==> flow/design.v <==
`timescale 1ns / 1ps
module frequency_divider
    # ( parameter
        freq = 1000
    )
    (
        input  wire clk100MHz,  
        input  wire rst,        
        output reg  clk_div,    
        output wire tick        
    );
    localparam LOOP_COUNTER_AT = 100_000_000 / freq / 2 ;
    reg [clog2(LOOP_COUNTER_AT)-1:0] count;
    always @( posedge(clk100MHz) )
    begin
        if(rst)
        begin : counter_reset
            count   <= 0;
            clk_div <= 1'b0;
        end
        else
        begin : counter_operate
            if (count == (LOOP_COUNTER_AT - 1))
            begin : counter_loop
                count   <= 0;
                clk_div <= ~clk_div;
            end
            else
            begin : counter_increment
                count   <= count + 1;
                clk_div <= clk_div;
            end
        end
    end
    assign tick = (count == (LOOP_COUNTER_AT - 1)) && !clk_div;
    function integer clog2(input integer number);
        begin
            clog2 = 0;
            while (number)
            begin
                clog2  = clog2 + 1;
                number = number >> 1;
            end
        end
    endfunction
endmodule
`timescale 1ns / 1ps
module clock_managment_unit(
    input wire clk,
    input wire rst,
    output wire clk_100MHz,
    output wire clk_40MHz,
    output wire clk_1KHz,
    output wire tick_40MHz,   
    output wire tick_1KHz     
    );
    frequency_divider 
    #(
        .freq(1000000)   
    )    
    my_1K_divider(
        .clk100MHz(clk),
        .rst(rst),
        .clk_div(clk_1KHz),
        .tick(tick_1KHz)
    );
    frequency_divider 
    #(
        .freq(40000000)
    )    
    my_40M_divider(
        .clk100MHz(clk),
        .rst(rst),
        .clk_div(clk_40MHz),
        .tick(tick_40MHz)
    );
     assign clk_100MHz =clk;
endmodule
`timescale 1ns / 1ps
module sensor_handler(
    input wire clk,
    input wire rst,
    input wire [3:0] sensors,
    output reg [10:0] position
    );
reg [10:0] position_nxt;
always @(posedge clk) begin
    if(rst)
        position <= 0;
    else 
        position <= position_nxt;
end
always @(*) begin
    case(sensors)
    4'b1001:    position_nxt = 500;
    4'b0111:    position_nxt = 1000;
    4'b0011:    position_nxt = 750;
    4'b1110:    position_nxt = 1;
    4'b1100:    position_nxt = 250;
    4'b1011:    position_nxt = 625;
    4'b1101:    position_nxt = 375;
    4'b0001:    position_nxt = 666;
    4'b1000:    position_nxt = 333;
    default:    position_nxt = 1023;    
endcase
end
endmodule
`timescale 1ns / 1ps
module pid(
    input wire clk,
    input wire en,   
    input wire rst,
    input wire [10:0] position,
    input wire kp_sw, ki_sw, kd_sw,  
    output reg [10:0] pid_output
    );
reg signed [10:0] error, error_nxt, error_sum, error_sum_nxt, error_dif, error_dif_nxt, error_prev;
reg signed [12:0] p, p_nxt, i, i_nxt, d, d_nxt;
reg signed [10:0] output_loaded_nxt, output_buf, output_buf_nxt;
localparam  
    K_P      = 1,
    K_P_DEN  = 2,
    K_I      = 5,
    K_I_DEN  = 100,
    K_D      = 1,
    K_D_DEN  = 200,
    TIME_DIV = 100;
always @(posedge clk) begin
    if(rst) begin
        error         <= 0;
        error_sum     <= 0;
        error_dif     <= 0;
        error_prev    <= 0;
        p             <= 0;
        i             <= 0;
        d             <= 0;
        output_buf    <= 0;
        pid_output    <= 0;
    end
    else if(en) begin 
        error         <= error_nxt;
        error_sum     <= error_sum_nxt;
        error_dif     <= error_dif_nxt;
        error_prev    <= error;
        p             <= p_nxt;
        i             <= i_nxt;
        d             <= d_nxt;
        output_buf    <= output_buf_nxt;
        pid_output    <= output_loaded_nxt;
    end
end
always @(*) begin
    error_nxt = 500 - position;
    error_sum_nxt = (error == 0) ? 0 : (error_sum + error);
    error_dif_nxt = error - error_prev;
    p_nxt = kp_sw ? (K_P * error)/K_P_DEN : 0;
    i_nxt = ki_sw ? (K_I * error_sum)/(TIME_DIV * K_I_DEN) : 0;
    d_nxt = kd_sw ? (K_D * error_dif * TIME_DIV)/K_D_DEN : 0;
    output_buf_nxt = p + i + d + 500;
    if(output_buf < 0) output_loaded_nxt = 0;
    else if(output_buf > 1000) output_loaded_nxt = 0;
    else output_loaded_nxt = output_buf;
end
endmodule
`timescale 1ns / 1ps
module servo_handler(
    input  wire clk,
    input  wire en,   
    input  wire rst,
    input  wire [10:0] pid_output,
    output reg  [7:0] servo_l,
    output reg  [7:0] servo_r
    );
reg [7:0] servo_l_nxt;
reg [7:0] servo_r_nxt;
reg [3:0] state,state_nxt;
reg [20:0] counter,counter_nxt;
reg [10:0] pid_buf;
localparam        
    idle              = 3'b000,
    turn_left         = 3'b001,
    turn_right        = 3'b010,
    stop              = 3'b111,
    servo_l_on        = 8'd157,
    servo_r_on        = 8'd137,
    servo_off         = 1'd0;
always @(posedge clk) begin
    if(rst) begin
        servo_l <=0;
        servo_r <=0;
        state   <=0;
        counter <=0;
        pid_buf <=0;
    end
    else if(en) begin
        servo_l <= servo_l_nxt;
        servo_r <= servo_r_nxt;
        state   <= state_nxt;
        counter <= counter_nxt;
        pid_buf <= pid_output;
    end
end
always @(*) begin
    servo_l_nxt = 0;
    servo_r_nxt = 0;
    counter_nxt = 0;
    case (state)
        idle: begin 
            counter_nxt=0;          
            if(pid_buf == 239) begin
                state_nxt =stop;
            end
            else if(pid_buf > 500) begin
                state_nxt=turn_left;
            end  
            else if(pid_buf < 500) begin
                state_nxt=turn_right;
            end
            else begin
                state_nxt=idle;
                servo_l_nxt = servo_l_on;
                servo_r_nxt = servo_r_on; 
            end    
        end      
        turn_right: begin
            counter_nxt=counter+1;
            servo_l_nxt = servo_l_on;
            servo_r_nxt =servo_off;
            if(counter >= pid_buf)
                state_nxt=idle;
            else
                state_nxt=turn_right;
        end
        turn_left: begin
            counter_nxt=counter+1;
            servo_l_nxt = servo_off;
            servo_r_nxt =servo_r_on;
            if(pid_buf < 500 || counter >= pid_buf - 500)
                state_nxt=idle;
            else
                state_nxt=turn_left;
        end
        stop: begin
            servo_l_nxt = servo_off;
            servo_r_nxt =servo_off;
            if(pid_buf == 239)
                state_nxt =stop;
            else 
                state_nxt=idle;
        end     
        default: state_nxt=idle;        
    endcase    
end
endmodule
`timescale 1ns / 1ps
module servo_to_PWM(
   input wire clk,
   input wire rst,
   input wire [7:0] servo_L,
   input wire [7:0] servo_R,
   output reg PWM_L,
   output reg PWM_R
   );
reg PWM_L_nxt;
reg PWM_R_nxt;
reg [19:0] counter,counter_nxt;
reg [20:0] servo_l_mul,servo_r_mul;
reg [7:0] servo_L_buf, servo_R_buf;
always@ (posedge clk) begin
   if(rst) begin
      counter <=0;
      PWM_L   <=0;
      PWM_R   <=0;
   end
   else begin
      counter <=counter_nxt;
      PWM_L   <=PWM_L_nxt;
      PWM_R   <=PWM_R_nxt;
   end
end 
always @* begin
   servo_l_mul =servo_L *1000;
   servo_r_mul =servo_R *1000;
   counter_nxt = counter+1;
   if(counter > 1000000) begin
      counter_nxt=0;
   end
   if(counter > servo_l_mul) begin
      PWM_L_nxt=0;
   end
   else begin
      PWM_L_nxt =1;
   end
   if(counter >servo_r_mul) begin
      PWM_R_nxt=0;
   end
   else begin
      PWM_R_nxt =1;
   end
end 
endmodule
`timescale 1ns / 1ps
module main(
    input wire clk,
    input wire rst,
    input wire [3:0] sensor,
    input wire [2:0] sw,
    output wire [1:0] servo
    );
wire [7:0] Servo_R;
wire [7:0] Servo_L;
wire clk_40MHz;
wire clk_1KHz;
wire clk_100MHz;
wire tick_40MHz;
wire tick_1KHz;
wire [10:0] pid_output, position;
servo_handler my_servo (
    .clk(clk_100MHz),
    .en(tick_1KHz),
    .rst(rst),
    .servo_l(Servo_L),
    .servo_r(Servo_R),
    .pid_output(pid_output)
);       
servo_to_PWM my_PWM(
    .clk(clk_100MHz),
    .rst(rst),
    .servo_L(Servo_L),
    .servo_R(Servo_R),
    .PWM_L(servo[0]),
    .PWM_R(servo[1])
);
clock_managment_unit my_clk(
.clk(clk),
.rst(rst),
.clk_100MHz(clk_100MHz),
.clk_40MHz(clk_40MHz),
.clk_1KHz(clk_1KHz),
.tick_40MHz(tick_40MHz),
.tick_1KHz(tick_1KHz)
);
pid my_pid(
    .kp_sw(sw[0]),
    .ki_sw(sw[1]),
    .kd_sw(sw[2]),
    .clk(clk_100MHz),
    .en(tick_40MHz),
    .rst(rst),
    .position(position),
    .pid_output(pid_output)
);
sensor_handler my_sensors(
    .clk(clk_100MHz),
    .rst(rst),
    .sensors(sensor),
    .position(position)
);
endmodule
==> From RTL to reports: main <==
Module main before and after one edit of its RTL, step after step.
"orig" refers to lines of the RTL above, "edited" to lines of the edited file.
"diff": "edited" minus "orig" as printed here. "rel_change_pct": 100 x difference / "orig".
Cell names lack the library's common part.
{ "design": {"design": "main", "clock": "clk", "lib": "sky130hd", "lib_corner": "tt_025C_1v80"} }

==> Diff <==
Unified diff, file above to edited file.
A script made this edit. It changes what the design does and was not meant as an optimisation.
begin of diff
@@ -305,7 +305,9 @@
     input wire rst,
     input wire [3:0] sensor,
-    input wire [2:0] sw,
+    input wire [2:0] sw_i,
     output wire [1:0] servo
     );
+reg [2:0] sw;
+always @(posedge clk) sw <= sw_i;
 wire [7:0] Servo_R;
 wire [7:0] Servo_L;
end of diff

==> Elaborated design <==
Counts by Yosys on the flattened word-level netlist (proc, flatten, opt, wreduce; memories kept). Register bits leave out memories and registers merged into their read ports (data or address); mux counts leave out enables and synchronous resets folded into registers. Print and check cells are left out. Cells with the same type and inputs are merged into one.
Yosys's memory passes give these memory sizes; they may raise the number of words (mostly to a power of two), join words into wider ones and drop unused or constant bits.
{ "word_totals": {"columns": ["element", "orig", "edited", "diff", "rel_change_pct"], "rows": [
  ["ff_bits", 193, 196, 3, 1.55],
  ["rom_bits", 160, 160, 0, 0.00],
  ["clocked_rd_ports_x_width", 10, 10, 0, 0.00],
  ["memories", 1, 1, 0, 0.00],
  ["output_inout_bits", 2, 2, 0, 0.00]
]} }
{ "mem_list": {"columns": ["element", "orig", "edited"], "rows": [
  ["memory_list", "16x10 r1 w0", "16x10 r1 w0"]
]} }
{ "classes": {"columns": ["element", "orig", "edited", "diff", "rel_change_pct"], "rows": [
  ["add_sub_neg", 12, 12, 0, 0.00],
  ["multipliers", 4, 4, 0, 0.00],
  ["n_div", 2, 2, 0, 0.00],
  ["n_cmp", 9, 9, 0, 0.00],
  ["n_eq", 5, 5, 0, 0.00],
  ["mux", 24, 24, 0, 0.00],
  ["bitwise", 4, 4, 0, 0.00],
  ["reduce_logical", 11, 11, 0, 0.00]
]} }
Unchanged operator kinds not shown: 45.

==> Depth <==
Yosys ltp: most cells in a row. Word level: on the elaborated netlist, between registers, memories and ports. Mapped: between sequential cells and ports; inverters and the memories' decode and read muxes count.
{ "depth": {"columns": ["element", "orig", "edited", "diff", "rel_change_pct"], "rows": [
  ["word_depth", 5, 5, 0, 0.00],
  ["abc_area", "0", "0", null, null],
  ["mapped_depth", 54, 57, 3, 5.56]
]} }

==> After synthesis <==
Source: synth_stat.txt of the flow (Yosys; design flattened, memories mapped). It holds for the ABC_AREA given above (unset counts as 0); a run with the other value may have another netlist.
{ "mapped": {"columns": ["element", "orig", "edited", "diff", "rel_change_pct"], "rows": [
  ["mapped_cells", 2101, 2092, -9, -0.43],
  ["area_mm2", 0.0165596, 0.016442, -0.0001176, -0.71],
  ["ff_cells", 176, 179, 3, 1.70],
  ["buf_cells", 79, 84, 5, 6.33]
]} }
{ "types": {"columns": ["cell_type", "orig", "edited", "diff", "rel_change_pct"], "rows": [
  ["a22oi_1", 43, 32, -11, -25.58],
  ["a31oi_1", 18, 29, 11, 61.11],
  ["nor2_1", 208, 199, -9, -4.33],
  ["or3_1", 16, 25, 9, 56.25],
  ["o21a_1", 14, 5, -9, -64.29],
  ["o211ai_1", 21, 29, 8, 38.10],
  ["and2_1", 14, 22, 8, 57.14],
  ["a22o_1", 8, 0, -8, -100.00],
  ["nand3b_1", 2, 10, 8, 400.00],
  ["nand2_1", 212, 219, 7, 3.30],
  ["buf_1", 2, 9, 7, 350.00],
  ["o21ai_0", 68, 74, 6, 8.82],
  ["inv_1", 104, 109, 5, 4.81],
  ["xor2_1", 65, 60, -5, -7.69],
  ["and3_1", 24, 19, -5, -20.83],
  ["o211a_1", 14, 9, -5, -35.71],
  ["nand3_1", 68, 64, -4, -5.88],
  ["a211oi_1", 29, 33, 4, 13.79]
]} }
Unchanged cell types not shown: 23.
Not every row of either side is listed.
The figures by module come from a second, unflattened synthesis with its own total; it is not the netlist above.
{ "hier_totals": {"columns": ["element", "orig", "edited", "diff", "rel_change_pct"], "rows": [
  ["hier_cells", 2472, 2475, 3, 0.12],
  ["area_unflattened_mm2", 0.0199854, 0.0200455, 0.0000601, 0.30]
]} }
Rows give one instance, submodules left out.
{ "modules_orig": {"columns": ["mod", "instances", "n_cells", "area_mm2", "mod_seq_area_mm2"], "rows": [
  ["pid", 1, 1577, 0.0121091, 0.0019619],
  ["servo_to_PWM", 1, 488, 0.0043679, 0.0004404],
  ["servo_handler", 1, 312, 0.002625, 0.0007607],
  ["sensor_handler", 1, 57, 0.0005218, 0.0002002],
  ["frequency_divider (freq=1000000)", 1, 31, 0.000294, 0.0001401],
  ["frequency_divider (freq=40000000)", 1, 6, 0.0000601, 0.00004],
  ["clock_managment_unit", 1, 1, 0.0000075, 0],
  ["main", 1, 0, 0, 0]
]} }
{ "modules_edited": {"columns": ["mod", "instances", "n_cells", "area_mm2", "mod_seq_area_mm2"], "rows": [
  ["pid", 1, 1577, 0.0121091, 0.0019619],
  ["servo_to_PWM", 1, 488, 0.0043679, 0.0004404],
  ["servo_handler", 1, 312, 0.002625, 0.0007607],
  ["sensor_handler", 1, 57, 0.0005218, 0.0002002],
  ["frequency_divider (freq=1000000)", 1, 31, 0.000294, 0.0001401],
  ["frequency_divider (freq=40000000)", 1, 6, 0.0000601, 0.00004],
  ["main", 1, 3, 0.0000601, 0.0000601],
  ["clock_managment_unit", 1, 1, 0.0000075, 0]
]} }

==> Timing after synthesis <==
Path of least setup slack by OpenSTA after synthesis, without wires, with an ideal clock, recovery checks aside; 20% of the period is set as input and as output delay. Where synthesis merged equal registers, the netlist keeps one of their names.
{ "synth_timing": {"columns": ["element", "orig", "edited", "diff", "rel_change_pct"], "rows": [
  ["kind", "reg2reg", "reg2reg", null, null],
  ["from", "reg my_pid.error_dif[2]", "reg my_pid.error_dif[2]", null, null],
  ["to", "reg my_pid.d[10]", "reg my_pid.d[8]", null, null],
  ["clock_period_ps", 14000, 14000, 0, 0.00],
  ["setup_time_ps", 128, 70, -58, null],
  ["arrival_time_ps", 11897, 13054, 1157, 9.73],
  ["t_required_ps", 13872, 13930, 58, 0.42],
  ["setup_slack_ps", 1975, 876, -1099, null],
  ["delay_ps", 12025, 13124, 1099, 9.14],
  ["driving_pins", 50, 53, 3, 6.00],
  ["synth_period_reached_ps", 12025, 13124, 1099, 9.14]
]} }
"delay_ps" is the arrival time less input delay plus setup time.
"driving_pins" counts driving pins, that of a launching flip-flop among them; a cell with two outputs on the path counts twice.
"synth_period_reached_ps" = period - worst setup slack (recovery checks aside). The figure is calculated, with input and output delays left at 20% of the set period.
The rows between start and end are the longest chain of elaborated cells between them; the timing report does not say that the signal goes this way. Where chains are equally long, one stands for them.
A line is the first line of the expression or statement that the cell stems from. Yosys adds cells for indexed reads and writes and turns some case tables into memories.
{ "synth_between_orig": {"path_cell_list": "dfxtp_1 > inv_1 > ha_1 > fa_1 > ha_1 > ha_1 > fa_1 > or4_4 > nor3_2 > o21a_2 > or4b_1 > o31ai_2 > a22oi_2 > o21ai_1 > a32oi_2 > o31a_2 > o211a_1 > a211o_1 > [14 not listed] > a21oi_2 > mux2_2 > o31ai_2 > o211a_1 > nand4b_1 > a31oi_4 > o21ai_2 > mux2_4 > a21oi_1 > nor2_1 > or2_2 > a21oi_1 > nor2_1 > ha_1 > a41oi_1 > xnor2_1 > a22oi_1 > nor2_1", "elab_chain_cells": 3, "cone_cells": 3, "cone_lines": 1} }
{ "synth_lines_orig": {"columns": ["element", "line", "source"], "rows": [
  ["start: declaration", 117, "reg signed [10:0] error, error_nxt, error_sum, error_sum_nxt, error_dif, error_dif_nxt, error_prev;"],
  ["start: assignment", 132, "error_dif     <= 0;"],
  ["start: assignment", 143, "error_dif     <= error_dif_nxt;"],
  ["multiplier 11 x 6 -> 17 bit", 158, "d_nxt = kd_sw ? (K_D * error_dif * TIME_DIV)/K_D_DEN : 0;"],
  ["divider 32 x 9 -> 32 bit", 158, null],
  ["two-way mux 11 bit", 158, null],
  ["end: assignment", 136, "d             <= 0;"],
  ["end: assignment", 147, "d             <= d_nxt;"],
  ["end: declaration", 118, "reg signed [12:0] p, p_nxt, i, i_nxt, d, d_nxt;"]
]} }
{ "synth_between_edited": {"path_cell_list": "dfxtp_1 > clkbuf_1 > inv_1 > ha_1 > fa_1 > ha_1 > ha_1 > fa_1 > a211oi_2 > o21ai_1 > a21boi_1 > xor2_1 > nand3_1 > nor4_2 > nor3_2 > a311oi_1 > mux2_4 > or3_4 > [17 not listed] > buf_6 > nor4_2 > nor2_1 > a211oi_1 > o211a_1 > buf_4 > xor2_1 > a211o_1 > mux2_1 > o32a_1 > nor3_1 > o221a_2 > ha_1 > and3_1 > a31oi_1 > xnor2_1 > nand3_1 > a21oi_1", "elab_chain_cells": 3, "cone_cells": 3, "cone_lines": 1} }
{ "synth_lines_edited": {"columns": ["element", "line", "source"], "rows": [
  ["start: declaration", 117, "reg signed [10:0] error, error_nxt, error_sum, error_sum_nxt, error_dif, error_dif_nxt, error_prev;"],
  ["start: assignment", 132, "error_dif     <= 0;"],
  ["start: assignment", 143, "error_dif     <= error_dif_nxt;"],
  ["multiplier 11 x 6 -> 17 bit", 158, "d_nxt = kd_sw ? (K_D * error_dif * TIME_DIV)/K_D_DEN : 0;"],
  ["divider 32 x 9 -> 32 bit", 158, null],
  ["two-way mux 11 bit", 158, null],
  ["end: assignment", 136, "d             <= 0;"],
  ["end: assignment", 147, "d             <= d_nxt;"],
  ["end: declaration", 118, "reg signed [12:0] p, p_nxt, i, i_nxt, d, d_nxt;"]
]} }

==> Path in the finished layout <==
Path of least setup slack in the final report of the runs of pair 1 (OpenROAD, finished layout, wires in). Where an end is a register, its clock arrival counts in the times.
The report prints the path's times to 10 ps; the period is as set.
{ "layout_timing": {"columns": ["element", "orig", "edited", "diff", "rel_change_pct"], "rows": [
  ["kind", "reg2reg", "reg2reg", null, null],
  ["from", "reg my_pid.error_dif[1]", "reg my_pid.error_dif[1]", null, null],
  ["to", "reg my_pid.d[9]", "reg my_pid.d[8]", null, null],
  ["clock_period_ps", 13500, 13500, 0, 0.00],
  ["setup_time_ps", 100, 60, -40, null],
  ["arrival_time_ps", 13020, 13450, 430, 3.30],
  ["t_required_ps", 13820, 13900, 80, 0.58],
  ["setup_slack_ps", 800, 450, -350, null],
  ["driving_pins", 48, 51, 3, 6.25]
]} }
The rows between start and end are the longest chain of elaborated cells between them; the timing report does not say that the signal goes this way. Where chains are equally long, one stands for them.
{ "layout_between_orig": {"path_cell_list": "dfxtp_1 > inv_1 > ha_1 > fa_1 > ha_1 > ha_1 > fa_1 > a211oi_2 > o211ai_1 > o211ai_2 > or3b_4 > or4_1 > a22oi_2 > nor2_4 > o211ai_2 > mux2i_4 > nand2_1 > buf_4 > [12 not listed] > a221o_2 > a21oi_2 > buf_4 > mux2i_2 > a31oi_1 > o211a_1 > buf_4 > or3_4 > a41oi_2 > o311ai_1 > o31ai_1 > a211oi_1 > a211o_1 > a2111oi_4 > buf_4 > a31oi_1 > xnor2_1 > a22o_1", "elab_chain_cells": 3, "cone_cells": 3, "cone_lines": 1} }
{ "layout_lines_orig": {"columns": ["element", "line", "source"], "rows": [
  ["start: declaration", 117, "reg signed [10:0] error, error_nxt, error_sum, error_sum_nxt, error_dif, error_dif_nxt, error_prev;"],
  ["start: assignment", 132, "error_dif     <= 0;"],
  ["start: assignment", 143, "error_dif     <= error_dif_nxt;"],
  ["multiplier 11 x 6 -> 17 bit", 158, "d_nxt = kd_sw ? (K_D * error_dif * TIME_DIV)/K_D_DEN : 0;"],
  ["divider 32 x 9 -> 32 bit", 158, null],
  ["two-way mux 11 bit", 158, null],
  ["end: assignment", 136, "d             <= 0;"],
  ["end: assignment", 147, "d             <= d_nxt;"],
  ["end: declaration", 118, "reg signed [12:0] p, p_nxt, i, i_nxt, d, d_nxt;"]
]} }
{ "layout_between_edited": {"path_cell_list": "dfxtp_1 > inv_1 > ha_1 > fa_1 > ha_1 > ha_1 > fa_2 > a211oi_4 > o211ai_1 > and4_4 > nor3_4 > nand2_2 > nor4_4 > nor3_4 > a311oi_2 > mux2_4 > or3_4 > a2111oi_4 > [15 not listed] > a2111o_1 > nand4_1 > nand2_2 > a221oi_4 > o211ai_2 > a32oi_1 > xnor2_2 > nand3b_1 > a211oi_1 > o32a_1 > nor3_1 > o221a_2 > ha_1 > and3_4 > a31oi_1 > xnor2_1 > nand3_1 > a21oi_2", "elab_chain_cells": 3, "cone_cells": 3, "cone_lines": 1} }
{ "layout_lines_edited": {"columns": ["element", "line", "source"], "rows": [
  ["start: declaration", 117, "reg signed [10:0] error, error_nxt, error_sum, error_sum_nxt, error_dif, error_dif_nxt, error_prev;"],
  ["start: assignment", 132, "error_dif     <= 0;"],
  ["start: assignment", 143, "error_dif     <= error_dif_nxt;"],
  ["multiplier 11 x 6 -> 17 bit", 158, "d_nxt = kd_sw ? (K_D * error_dif * TIME_DIV)/K_D_DEN : 0;"],
  ["divider 32 x 9 -> 32 bit", 158, null],
  ["two-way mux 11 bit", 158, null],
  ["end: assignment", 136, "d             <= 0;"],
  ["end: assignment", 147, "d             <= d_nxt;"],
  ["end: declaration", 118, "reg signed [12:0] p, p_nxt, i, i_nxt, d, d_nxt;"]
]} }

==> Flow runs <==
Runs of the flow (Yosys, OpenROAD) on both versions; the two runs of a pair have the same settings. The constraints put input and output delay at 20% of the set period each and load the outputs with 0.01 pF.
{ "settings_pair_1": {"CORE_UTILIZATION": 40, "period_ns": 13.5, "CAP_MARGIN": 20, "CORE_MARGIN": 2, "SLEW_MARGIN": 20} }
{ "results_pair_1": {"columns": ["element", "orig", "edited", "diff", "rel_change_pct"], "rows": [
  ["yosys_chip_area_mm2", 0.0165596, 0.016442, -0.0001176, -0.71],
  ["final_die_area_mm2", 0.0430417, 0.0427435, -0.0002982, -0.69],
  ["stdcell_area_mm2", 0.0185878, 0.0188105, 0.0002227, 1.20],
  ["final_util_frac", 0.455, 0.462, 0.007, null],
  ["setup_ws_ps", 800, 450, -350, null],
  ["total_negative_slack_ps", 0, 0, 0, null],
  ["timing.hold.ws_ps", 455, 452, -3, null],
  ["achieved_period_ps", 12700, 13050, 350, 2.76]
]} }
{ "settings_pair_2": {"CORE_MARGIN": 8, "CORE_UTILIZATION": 61, "CTS_CLUSTER_SIZE": 29, "GPL_TIMING_DRIVEN": 0, "HOLD_SLACK_MARGIN": 0.0, "MAX_ROUTING_LAYER": "met5", "PLACE_DENSITY_LB_ADDON": 0.13, "period_ns": 7.87, "CAP_MARGIN": 20, "SLEW_MARGIN": 20} }
{ "results_pair_2": {"columns": ["element", "orig", "edited", "diff", "rel_change_pct"], "rows": [
  ["yosys_chip_area_mm2", 0.0165596, 0.016442, -0.0001176, -0.71],
  ["final_die_area_mm2", 0.032676, 0.032463, -0.000213, -0.65],
  ["stdcell_area_mm2", 0.0205747, 0.0198615, -0.0007132, -3.47],
  ["final_util_frac", 0.768, 0.743, -0.025, null],
  ["setup_ws_ps", -4555, -5339, -784, null],
  ["total_negative_slack_ps", -48504, -54383, -5879, null],
  ["timing.hold.ws_ps", 456, 448, -8, null],
  ["achieved_period_ps", 12425, 13209, 784, 6.31]
]} }
"achieved_period_ps": clock period set for the run, less the worst setup slack. It is reckoned from that one timing run; input and output delays stay at 20% of the period that was set.
